==> flow/design.v <==
`timescale 1ns / 1ps
module adder_1bit(a, b, ci, s, co);
	input wire a,b,ci;
	output wire s,co;
	and (c1,a,b), (c2,b,ci), (c3,a,ci);
	xor (s1,a,b), (s,s1,ci);
	or (co,c1,c2,c3);
endmodule
`timescale 1ns / 1ps
module adder_32bits(A, B, Ctr, S, Co,Cy);
	parameter size=32;
   input [size:1] A;
   input [size:1] B;
   input Ctr;
   output [size:1] S;
   output Co;
	output Cy;
	wire[size-1:1]  Ctemp;
	wire[size:1]    Bo;
	assign Bo={32{Ctr}}^B;
adder_1bit 	A1(.a(A[1]),.b(Bo[1]),.ci(Ctr),.s(S[1]),.co(Ctemp[1])),
		A2(A[2],Bo[2],Ctemp[1],S[2],Ctemp[2]),
		A3(A[3],Bo[3],Ctemp[2],S[3],Ctemp[3]),
		A4(A[4],Bo[4],Ctemp[3],S[4],Ctemp[4]),
		A5(A[5],Bo[5],Ctemp[4],S[5],Ctemp[5]),
		A6(A[6],Bo[6],Ctemp[5],S[6],Ctemp[6]),
		A7(A[7],Bo[7],Ctemp[6],S[7],Ctemp[7]),
		A8(A[8],Bo[8],Ctemp[7],S[8],Ctemp[8]),
		A9(A[9],Bo[9],Ctemp[8],S[9],Ctemp[9]),
		A10(A[10],Bo[10],Ctemp[9],S[10],Ctemp[10]),
		A11(A[11],Bo[11],Ctemp[10],S[11],Ctemp[11]),
		A12(A[12],Bo[12],Ctemp[11],S[12],Ctemp[12]),
		A13(A[13],Bo[13],Ctemp[12],S[13],Ctemp[13]),
		A14(A[14],Bo[14],Ctemp[13],S[14],Ctemp[14]),
		A15(A[15],Bo[15],Ctemp[14],S[15],Ctemp[15]),
		A16(A[16],Bo[16],Ctemp[15],S[16],Ctemp[16]),
		A17(A[17],Bo[17],Ctemp[16],S[17],Ctemp[17]),
		A18(A[18],Bo[18],Ctemp[17],S[18],Ctemp[18]),
		A19(A[19],Bo[19],Ctemp[18],S[19],Ctemp[19]),
		A20(A[20],Bo[20],Ctemp[19],S[20],Ctemp[20]),
		A21(A[21],Bo[21],Ctemp[20],S[21],Ctemp[21]),
		A22(A[22],Bo[22],Ctemp[21],S[22],Ctemp[22]),
		A23(A[23],Bo[23],Ctemp[22],S[23],Ctemp[23]),
		A24(A[24],Bo[24],Ctemp[23],S[24],Ctemp[24]),
		A25(A[25],Bo[25],Ctemp[24],S[25],Ctemp[25]),
		A26(A[26],Bo[26],Ctemp[25],S[26],Ctemp[26]),
		A27(A[27],Bo[27],Ctemp[26],S[27],Ctemp[27]),
		A28(A[28],Bo[28],Ctemp[27],S[28],Ctemp[28]),
		A29(A[29],Bo[29],Ctemp[28],S[29],Ctemp[29]),
		A30(A[30],Bo[30],Ctemp[29],S[30],Ctemp[30]),
		A31(A[31],Bo[31],Ctemp[30],S[31],Ctemp[31]),
		A32(A[32],Bo[32],Ctemp[31],S[32],Co);
		assign Cy=(!(A[32]^Bo[32]))*(A[32]^S[32]);
endmodule
module mul_32_32_64(clk, rst, start, a, b, out, idle);
   input clk;
   input rst;
   input start;
   input [31:0] a, b;
   output reg [63:0] out;
   output idle;
   reg [63:0]        out_r;
   parameter START = 1'b0, CALC = 1'b1;
   reg [4:0]         count;
   reg               state;
   reg               last;
   wire [33:0]       tmp_sum;
   wire [33:0]       a_ext;
   wire [33:0]       addend;
   wire [2:0]        booth;
   assign idle = (state == START);
   assign a_ext = {{2{a[31]}}, a};
   assign booth = {out_r[1:0], last};
   assign addend = (booth[1] ^ booth[0]) ? a_ext : {a_ext[32:0], 1'b0} & {34{booth[2] ^ booth[0]}};
   assign tmp_sum = {{2{out_r[63]}}, out_r[63:32]} + (addend ^ {34{booth[2]}}) + {33'b0, booth[2]};
   always @(posedge clk) begin
      if (rst) begin
         state <= START;
         count <= 5'b00000;
      end else begin
      case (state)
        START: begin
           if (start) begin
              out_r <= {32'b0, b};
              last <= 1'b0;
              count <= 5'b00000;
              state <= CALC;
           end
        end
        CALC: begin
           if (~count[4]) begin
              count <= count + 1;
              out_r[63:30] <= tmp_sum[33:0];
              out_r[29:0] <= out_r[31:2];
              last <= out_r[1];
           end  
           else begin
              out <= out_r;
              state <= START;
              count <= 5'b00000;
           end
        end  
        default:;
      endcase  
      end
   end  
endmodule  
module div_64_32_32(clk, rst, start, a, b, quo, mod, idle);
   input clk;
   input rst;
   input start;
   input [63:0] a;
   input [31:0] b;
   output reg [31:0] quo, mod;
   output idle;
   reg [31:0]        quo_r;
   reg [33:0]        mod_r;
   parameter START = 2'b00, CALC = 2'b01, FIN = 2'b11;
   reg [1:0]         state;
   reg [4:0]         count;
   wire [33:0]       b_ext;
   wire [33:0]       tmp_sum;
   reg               op;
   assign idle = (state == START);
   assign b_ext = {2'b00, b};
   assign tmp_sum = mod_r + (b_ext ^ {34{op}}) + {33'b0, op};
   always @(posedge clk) begin
      if (rst) begin
         state <= START;
         count <= 5'b00000;
      end else begin
      case (state)
        START: begin
           if (start) begin
              mod_r <= {1'b0, a[63:31]};
              quo_r <= {a[30:0], 1'b0};
              op <= 1;     
              count <= 5'b00000;
              state <= CALC;
           end
        end
        CALC: begin
           if (count != 5'b11111) begin
              mod_r <= {tmp_sum[32:0], quo_r[31]};
              quo_r <= {quo_r[30:0], ~tmp_sum[33]};
              op <= ~tmp_sum[33];
              count <= count + 1;
           end
           else begin
              quo_r <= {quo_r[30:0], ~tmp_sum[33]};
              mod_r <= tmp_sum[33] ? tmp_sum + b_ext : tmp_sum;
              state <= FIN;
              count <= 5'b00000;
           end
        end
        FIN: begin
           quo <= quo_r;
           mod <= mod_r[31:0];
           state <= START;
           count <= 5'b00000;
        end
        default: state <= START;
      endcase  
      end
   end  
endmodule  
module int_calc(clk, rst, start, A, B, done, int_add, int_sub, int_mul, int_div, int_mod, addCo, addCy, subCo, subCy);
   input clk;
   input rst;
   input start;
   input [63:0] A;
   input [31:0] B;
   output done;
   output [31:0] int_add;
   output [31:0] int_sub;
   output [63:0] int_mul;
   output [31:0] int_div;
   output [31:0] int_mod;
	output addCo;
	output addCy;
	output subCo;
	output subCy;
   reg [31:0] a_r;
   reg [31:0] b_r;
   reg        busy;
   wire       mul_idle;
   wire       div_idle;
   assign done = busy & mul_idle & div_idle;
   always @(posedge clk) begin
      if (start) begin
         a_r <= A[31:0];
         b_r <= B;
      end
      if (rst) busy <= 1'b0;
      else if (start) busy <= 1'b1;
      else if (done) busy <= 1'b0;
   end
   adder_32bits adder(.A(a_r),
                      .B(b_r),
                      .Ctr(1'b0),
                      .S(int_add),
                      .Co(addCo),
                      .Cy(addCy));
   adder_32bits suber(.A(a_r),
                      .B(b_r),
                      .Ctr(1'b1),
                      .S(int_sub),
                      .Co(subCo),
                      .Cy(subCy));
   mul_32_32_64 muler(.clk(clk),
                      .rst(rst),
                      .start(start),
                      .a(a_r),
                      .b(B),
                      .out(int_mul),
                      .idle(mul_idle));
   div_64_32_32 diver(.clk(clk),
                      .rst(rst),
                      .start(start),
                      .a(A),
                      .b(b_r),
                      .quo(int_div),
                      .mod(int_mod),
                      .idle(div_idle));
endmodule  
From RTL to reports: int_calc

Each step is given for the RTL above and for the edited RTL.
Lines under "unedited" count in the file above, lines under "edited" in the edited file.
"difference" is "edited" less "unedited", of the values as shown; "rel. change" is that difference over "unedited", in percent.
Cell names lack the library's common part.
Not given: -

Top: int_calc
Clock: clk
Cell library: sky130hd
Corner: tt_025C_1v80

Diff

Unified diff, file above to edited file.
A script made this edit. It changes what the design does and was not meant as an optimisation.

```diff
@@ -126,8 +126,5 @@
    assign tmp_sum = mod_r + (b_ext ^ {34{op}}) + {33'b0, op};
    always @(posedge clk) begin
-      if (rst) begin
-         state <= START;
-         count <= 5'b00000;
-      end else begin
+      begin
       case (state)
         START: begin
```

Word-level counts

Source: Yosys, flattened and elaborated, memories not mapped. Widths are those after wreduce. Registers that Yosys merges into a memory's read port (data or address) are not register bits. Print and check cells do not count. Equal cells are merged and count once.

Operators by class:

| element                          | unedited | edited | difference | rel. change (%) |
| mux-type cells                   | 32       | 32     | 0          | 0.00 |
| reductions and logical operators | 13       | 12     | -1         | -7.69 |
| eq/ne operators                  | 8        | 8      | 0          | 0.00 |
| $add $sub $neg                   | 7        | 7      | 0          | 0.00 |
| $mul                             | 2        | 2      | 0          | 0.00 |
| bitwise logic cells              | 454      | 454    | 0          | 0.00 |

Operators by type and width:

| cell                | unedited | edited | difference | rel. change (%) |
| 4-bit AND reduction | 1        | 0      | -1         | -100.00 |

Operator kinds equal on both sides are left out: 37.

Storage and ports:

| element                     | unedited | edited | difference | rel. change (%) |
| bits of input ports         | 99       | 99     | 0          | 0.00 |
| word-level cells            | 532      | 531    | -1         | -0.19 |
| output and inout bits       | 197      | 197    | 0          | 0.00 |
| flip-flop bits (word level) | 338      | 338    | 0          | 0.00 |

Logic depth

Yosys ltp: most cells in a row. Word level: on the elaborated netlist, between registers, memories and ports. Mapped: between sequential cells and ports; inverters and the memories' decode and read muxes count.

Logic depth:

| element                       | unedited | edited | difference | rel. change (%) |
| depth after elaboration       | 97       | 97     | 0          | 0.00 |
| ABC_AREA                      | 0        | 0      | -          | - |
| gate-level depth with buffers | 36       | 36     | 0          | 0.00 |
| gate-level depth less buffers | 36       | 36     | 0          | 0.00 |

Synthesis result

Source: synth_stat.txt of the flow (Yosys; design flattened, memories mapped). It holds for the ABC_AREA given above (unset counts as 0); a run with the other value may have another netlist.

Cell types:

| cell     | unedited | edited | difference | rel. change (%) |
| nand2_1  | 94       | 181    | +87        | +92.55 |
| mux2_2   | 64       | 30     | -34        | -53.12 |
| inv_1    | 115      | 90     | -25        | -21.74 |
| a21o_1   | 43       | 61     | +18        | +41.86 |
| o21ai_1  | 2        | 18     | +16        | +800.00 |
| clkbuf_1 | 43       | 58     | +15        | +34.88 |
| a22oi_1  | 1        | 12     | +11        | +1100.00 |
| xnor2_1  | 44       | 53     | +9         | +20.45 |
| dfxtp_1  | 15       | 7      | -8         | -53.33 |
| or3_1    | 10       | 2      | -8         | -80.00 |
| edfxtp_1 | 324      | 331    | +7         | +2.16 |
| buf_1    | 14       | 7      | -7         | -50.00 |
| a21boi_0 | 9        | 2      | -7         | -77.78 |
| o31ai_1  | 11       | 5      | -6         | -54.55 |
| a22o_1   | 6        | 0      | -6         | -100.00 |
| a21oi_1  | 135      | 140    | +5         | +3.70 |
| nand3_1  | 26       | 21     | -5         | -19.23 |
| a31oi_1  | 17       | 12     | -5         | -29.41 |

Cell types equal on both sides are left out: 9.
Not every row of either side is listed.

Mapped netlist:

| element                           | unedited | edited  | difference | rel. change (%) |
| mapped flip-flops                 | 339      | 338     | -1         | -0.29 |
| sequential area (sq um)           | 10029.6  | 10079.7 | +50.1      | +0.50 |
| cells in the netlist              | 1827     | 1853    | +26        | +1.42 |
| cell area after synthesis (sq um) | 20711.1  | 20601.0 | -110.1     | -0.53 |
| buffer cells                      | 131      | 142     | +11        | +8.40 |

By module: a second synthesis without flattening, with its own total; a netlist apart from the flattened one above.

Second synthesis, totals:

| element                                         | unedited | edited  | difference | rel. change (%) |
| cell total of the unflattened synthesis         | 1862     | 1949    | +87        | +4.67 |
| area total of the unflattened synthesis (sq um) | 21365.5  | 21607.0 | +241.5     | +1.13 |

Rows give one instance, submodules left out.

Modules, unedited:

| module       | area (sq um) | cells | times used | sequential area (sq um) |
| div_64_32_32 | 9150.0       | 857   | 1          | 4093.9 |
| mul_32_32_64 | 8204.1       | 793   | 1          | 3993.8 |
| int_calc     | 1974.4       | 70    | 1          | 1941.9 |
| adder_1bit   | 20.0         | 1     | 64         | 0.0 |
| adder_32bits | 377.9        | 39    | 2          | 0.0 |

Modules, edited:

| module       | area (sq um) | cells | times used | sequential area (sq um) |
| div_64_32_32 | 9391.5       | 944   | 1          | 4144.0 |
| mul_32_32_64 | 8204.1       | 793   | 1          | 3993.8 |
| int_calc     | 1974.4       | 70    | 1          | 1941.9 |
| adder_1bit   | 20.0         | 1     | 64         | 0.0 |
| adder_32bits | 377.9        | 39    | 2          | 0.0 |

Worst setup path after synthesis

Source: OpenSTA report_checks on the synthesized netlist (no wires, ideal clock, input and output delay 20% of the period each), path of least setup slack; recovery checks are left aside. Register names are those of the netlist, which keeps one name where synthesis merged equal registers.

Timing post-synthesis:

| element                       | unedited        | edited          | difference | rel. change (%) |
| path type                     | reg2out         | reg2out         | -          | - |
| start                         | register a_r[0] | register b_r[0] | -          | - |
| end                           | output addCy    | output addCy    | -          | - |
| data required time (ps)       | 16800           | 16800           | 0          | 0.00 |
| time at the first pin (ps)    | 0               | 0               | 0          | - |
| clock period (ps)             | 21000           | 21000           | 0          | 0.00 |
| path delay (ps)               | 15043           | 15044           | +1         | +0.01 |
| output delay (ps)             | 4200            | 4200            | 0          | 0.00 |
| path buffers                  | 0               | 0               | 0          | - |
| stages                        | 36              | 36              | 0          | 0.00 |
| setup slack (ps)              | 1757            | 1756            | -1         | - |
| arrival time (ps)             | 15043           | 15044           | +1         | +0.01 |
| synthesis period reached (ps) | 19243           | 19244           | +1         | +0.01 |

"path delay" = arrival - input delay + setup time.
A path that ends at an output port has no setup time.
"stages" counts driving pins, that of a launching flip-flop among them; a cell with two outputs on the path counts twice.
"synthesis period reached" is the clock period less the worst setup slack; recovery checks do not enter. This is arithmetic on one report: input and output delays are still those of the set period (20% each).
The rows between start and end are the longest chain of elaborated cells between them; the timing report does not say that the signal goes this way. Where chains are equally long, one stands for them.
Each line given opens the expression or statement behind the cell; cells for indexed reads and writes are added by Yosys, which also makes memories of some case tables.

Between the ends, post-synthesis, unedited:
Cells stage by stage: edfxtp_1 ha_1 fa_1 fa_1 fa_1 fa_1 fa_1 fa_1 fa_1 fa_1 fa_1 fa_1 fa_1 fa_1 fa_1 fa_1 fa_1 fa_1 fa_1 fa_1 fa_1 fa_1 fa_1 fa_1 fa_1 fa_1 fa_1 fa_1 fa_1 fa_1 fa_1 fa_1 inv_1 fa_1 xnor2_1 and2_1
Cells in the longest elaborated chain: 94
Elaborated cells between the ends (all ways): 124
RTL lines with such cells: 4
Those cells by class: 1 x mul; 123 x logic

RTL lines, path post-synthesis, unedited:

| element                                     | line | source |
| start, declared                             | 183  | `reg [31:0] a_r;` |
| start, assigned                             | 191  | `a_r <= A[31:0];` |
| 1-bit bitwise AND (2 in a row)              | 5    | `and (c1,a,b), (c2,b,ci), (c3,a,ci);` |
| 1-bit OR (2 in a row)                       | 7    | `or (co,c1,c2,c3);` |
| 1-bit bitwise AND                           | 5    |  |
| 1-bit OR (2 in a row)                       | 7    |  |
| 1-bit bitwise AND                           | 5    |  |
| 1-bit OR (2 in a row)                       | 7    |  |
| 1-bit bitwise AND                           | 5    |  |
| [... 74 more ...]                           | -    |  |
| 1-bit bitwise AND                           | 5    |  |
| 1-bit OR (2 in a row)                       | 7    |  |
| 1-bit bitwise AND                           | 5    |  |
| 1-bit OR (2 in a row)                       | 7    |  |
| 1-bit XOR                                   | 6    | `xor (s1,a,b), (s,s1,ci);` |
| 1-bit XOR                                   | 53   | `assign Cy=(!(A[32]^Bo[32]))*(A[32]^S[32]);` |
| 1-bit by 1-bit multiplier with 1-bit output | 53   |  |
| end, declared                               | 180  | `output addCy;` |

Between the ends, post-synthesis, edited:
Cells stage by stage: edfxtp_1 ha_1 fa_1 fa_1 fa_1 fa_1 fa_1 fa_1 fa_1 fa_1 fa_1 fa_1 fa_1 fa_1 fa_1 fa_1 fa_1 fa_1 fa_1 fa_1 fa_1 fa_1 fa_1 fa_1 fa_1 fa_1 fa_1 fa_1 fa_1 fa_1 fa_1 fa_1 inv_1 fa_1 xnor2_1 and2_1
Cells in the longest elaborated chain: 94
Elaborated cells between the ends (all ways): 124
RTL lines with such cells: 4
Those cells by class: 1 x mul; 123 x logic

RTL lines, path post-synthesis, edited:

| element                                     | line | source |
| start, declared                             | 181  | `reg [31:0] b_r;` |
| start, assigned                             | 189  | `b_r <= B;` |
| 1-bit bitwise AND (2 in a row)              | 5    | `and (c1,a,b), (c2,b,ci), (c3,a,ci);` |
| 1-bit OR (2 in a row)                       | 7    | `or (co,c1,c2,c3);` |
| 1-bit bitwise AND                           | 5    |  |
| 1-bit OR (2 in a row)                       | 7    |  |
| 1-bit bitwise AND                           | 5    |  |
| 1-bit OR (2 in a row)                       | 7    |  |
| 1-bit bitwise AND                           | 5    |  |
| [... 74 more ...]                           | -    |  |
| 1-bit bitwise AND                           | 5    |  |
| 1-bit OR (2 in a row)                       | 7    |  |
| 1-bit bitwise AND                           | 5    |  |
| 1-bit OR (2 in a row)                       | 7    |  |
| 1-bit XOR                                   | 6    | `xor (s1,a,b), (s,s1,ci);` |
| 1-bit XOR                                   | 53   | `assign Cy=(!(A[32]^Bo[32]))*(A[32]^S[32]);` |
| 1-bit by 1-bit multiplier with 1-bit output | 53   |  |
| end, declared                               | 177  | `output addCy;` |

Timing after layout

From the final timing report of each run of pair A: the path of least setup slack in the routed layout; clock arrival at registers is part of the times.
The path's times are printed in steps of 10 ps; the period is the one set.

Timing post-layout:

| element                    | unedited        | edited          | difference | rel. change (%) |
| path type                  | reg2out         | reg2out         | -          | - |
| start                      | register a_r[0] | register a_r[0] | -          | - |
| end                        | output addCy    | output addCy    | -          | - |
| time at the first pin (ps) | 550             | 550             | 0          | 0.00 |
| stages                     | 37              | 37              | 0          | 0.00 |
| clock period (ps)          | 19200           | 19200           | 0          | 0.00 |
| setup slack (ps)           | 1660            | 1670            | +10        | - |
| data required time (ps)    | 15360           | 15360           | 0          | 0.00 |
| output delay (ps)          | 3840            | 3840            | 0          | 0.00 |
| arrival time (ps)          | 13700           | 13690           | -10        | -0.07 |
| path buffers               | 1               | 1               | 0          | 0.00 |

The rows between start and end are the longest chain of elaborated cells between them; the timing report does not say that the signal goes this way. Where chains are equally long, one stands for them.

Between the ends, post-layout, unedited:
Cells stage by stage: edfxtp_1 ha_2 fa_2 fa_2 fa_2 fa_2 fa_2 fa_2 fa_2 fa_2 fa_2 fa_2 fa_2 fa_2 fa_2 fa_2 fa_2 fa_2 fa_2 fa_2 fa_2 fa_2 fa_2 fa_2 fa_2 fa_2 fa_2 fa_2 fa_2 fa_2 fa_2 fa_1 inv_1 fa_1 xnor2_1 and2_1 dlygate4sd2_1
Cells in the longest elaborated chain: 94
Elaborated cells between the ends (all ways): 124
RTL lines with such cells: 4
Those cells by class: 1 x mul; 123 x logic

RTL lines, path post-layout, unedited:

| element                                     | line | source |
| start, declared                             | 183  | `reg [31:0] a_r;` |
| start, assigned                             | 191  | `a_r <= A[31:0];` |
| 1-bit bitwise AND (2 in a row)              | 5    | `and (c1,a,b), (c2,b,ci), (c3,a,ci);` |
| 1-bit OR (2 in a row)                       | 7    | `or (co,c1,c2,c3);` |
| 1-bit bitwise AND                           | 5    |  |
| 1-bit OR (2 in a row)                       | 7    |  |
| 1-bit bitwise AND                           | 5    |  |
| 1-bit OR (2 in a row)                       | 7    |  |
| 1-bit bitwise AND                           | 5    |  |
| [... 74 more ...]                           | -    |  |
| 1-bit bitwise AND                           | 5    |  |
| 1-bit OR (2 in a row)                       | 7    |  |
| 1-bit bitwise AND                           | 5    |  |
| 1-bit OR (2 in a row)                       | 7    |  |
| 1-bit XOR                                   | 6    | `xor (s1,a,b), (s,s1,ci);` |
| 1-bit XOR                                   | 53   | `assign Cy=(!(A[32]^Bo[32]))*(A[32]^S[32]);` |
| 1-bit by 1-bit multiplier with 1-bit output | 53   |  |
| end, declared                               | 180  | `output addCy;` |

Between the ends, post-layout, edited:
Cells stage by stage: edfxtp_1 ha_2 fa_2 fa_2 fa_2 fa_2 fa_2 fa_2 fa_2 fa_2 fa_2 fa_2 fa_2 fa_2 fa_2 fa_2 fa_2 fa_2 fa_2 fa_2 fa_2 fa_2 fa_2 fa_2 fa_2 fa_2 fa_2 fa_2 fa_2 fa_2 fa_2 fa_2 inv_1 fa_1 xnor2_1 and2_1 dlygate4sd2_1
Cells in the longest elaborated chain: 94
Elaborated cells between the ends (all ways): 124
RTL lines with such cells: 4
Those cells by class: 1 x mul; 123 x logic

RTL lines, path post-layout, edited:

| element                                     | line | source |
| start, declared                             | 180  | `reg [31:0] a_r;` |
| start, assigned                             | 188  | `a_r <= A[31:0];` |
| 1-bit bitwise AND (2 in a row)              | 5    | `and (c1,a,b), (c2,b,ci), (c3,a,ci);` |
| 1-bit OR (2 in a row)                       | 7    | `or (co,c1,c2,c3);` |
| 1-bit bitwise AND                           | 5    |  |
| 1-bit OR (2 in a row)                       | 7    |  |
| 1-bit bitwise AND                           | 5    |  |
| 1-bit OR (2 in a row)                       | 7    |  |
| 1-bit bitwise AND                           | 5    |  |
| [... 74 more ...]                           | -    |  |
| 1-bit bitwise AND                           | 5    |  |
| 1-bit OR (2 in a row)                       | 7    |  |
| 1-bit bitwise AND                           | 5    |  |
| 1-bit OR (2 in a row)                       | 7    |  |
| 1-bit XOR                                   | 6    | `xor (s1,a,b), (s,s1,ci);` |
| 1-bit XOR                                   | 53   | `assign Cy=(!(A[32]^Bo[32]))*(A[32]^S[32]);` |
| 1-bit by 1-bit multiplier with 1-bit output | 53   |  |
| end, declared                               | 177  | `output addCy;` |

Flow runs

Runs of the flow (Yosys, OpenROAD) on both versions; the two runs of a pair have the same settings. The constraints put input and output delay at 20% of the set period each and load the outputs with 0.01 pF.

Flow settings, pair A:
CORE_UTILIZATION: 40
SETUP_SLACK_MARGIN: 1.5
period_ns: 19.2
CAP_MARGIN: 20
CORE_MARGIN: 2
SLEW_MARGIN: 20

Results, pair A:

| element                                   | unedited | edited  | difference | rel. change (%) |
| chip area after synthesis (Yosys) (sq um) | 20711.1  | 20601.0 | -110.1     | -0.53 |
| utilization (%)                           | 49.5     | 49.5    | 0.0        | - |
| total power after layout (mW)             | 2.525    | 5.295   | +2.770     | +109.70 |
| die footprint (sq um)                     | 53613.1  | 53333.3 | -279.8     | -0.52 |
| std-cell area (final layout) (sq um)      | 25381.8  | 25279.2 | -102.6     | -0.40 |
| worst setup slack after layout (ps)       | 1660     | 1674    | +14        | - |
| period achieved (ps)                      | 17540    | 17526   | -14        | -0.08 |
| post-route setup TNS (ps)                 | 0        | 0       | 0          | - |
| worst hold slack (ps)                     | 439      | 448     | +9         | - |

Flow settings, pair B:
CORE_ASPECT_RATIO: 1.76
CORE_UTILIZATION: 27
CTS_CLUSTER_DIAMETER: 53
CTS_CLUSTER_SIZE: 99
GPL_ROUTABILITY_DRIVEN: 1
MAX_ROUTING_LAYER: met4
PLACE_DENSITY: 0.79
SETUP_SLACK_MARGIN: -0.92
period_ns: 14.4
CAP_MARGIN: 20
CORE_MARGIN: 2
SLEW_MARGIN: 20

Results, pair B:

| element                                   | unedited | edited  | difference | rel. change (%) |
| chip area after synthesis (Yosys) (sq um) | 20711.1  | 20601.0 | -110.1     | -0.53 |
| utilization (%)                           | 34.4     | 34.1    | -0.3       | - |
| total power after layout (mW)             | 3.495    | 6.983   | +3.488     | +99.80 |
| die footprint (sq um)                     | 79027.3  | 78614.3 | -413.0     | -0.52 |
| std-cell area (final layout) (sq um)      | 26096.3  | 25776.0 | -320.3     | -1.23 |
| worst setup slack after layout (ps)       | -2184    | -2227   | -43        | - |
| period achieved (ps)                      | 16584    | 16627   | +43        | +0.26 |
| post-route setup TNS (ps)                 | -19846   | -21093  | -1247      | - |
| worst hold slack (ps)                     | 431      | 439     | +8         | - |

"period achieved" = clock period - worst setup slack. The figure is calculated, with input and output delays left at 20% of the set period.
"total power after layout" rests on the timing tool's default activity at the inputs, not on a simulated workload.
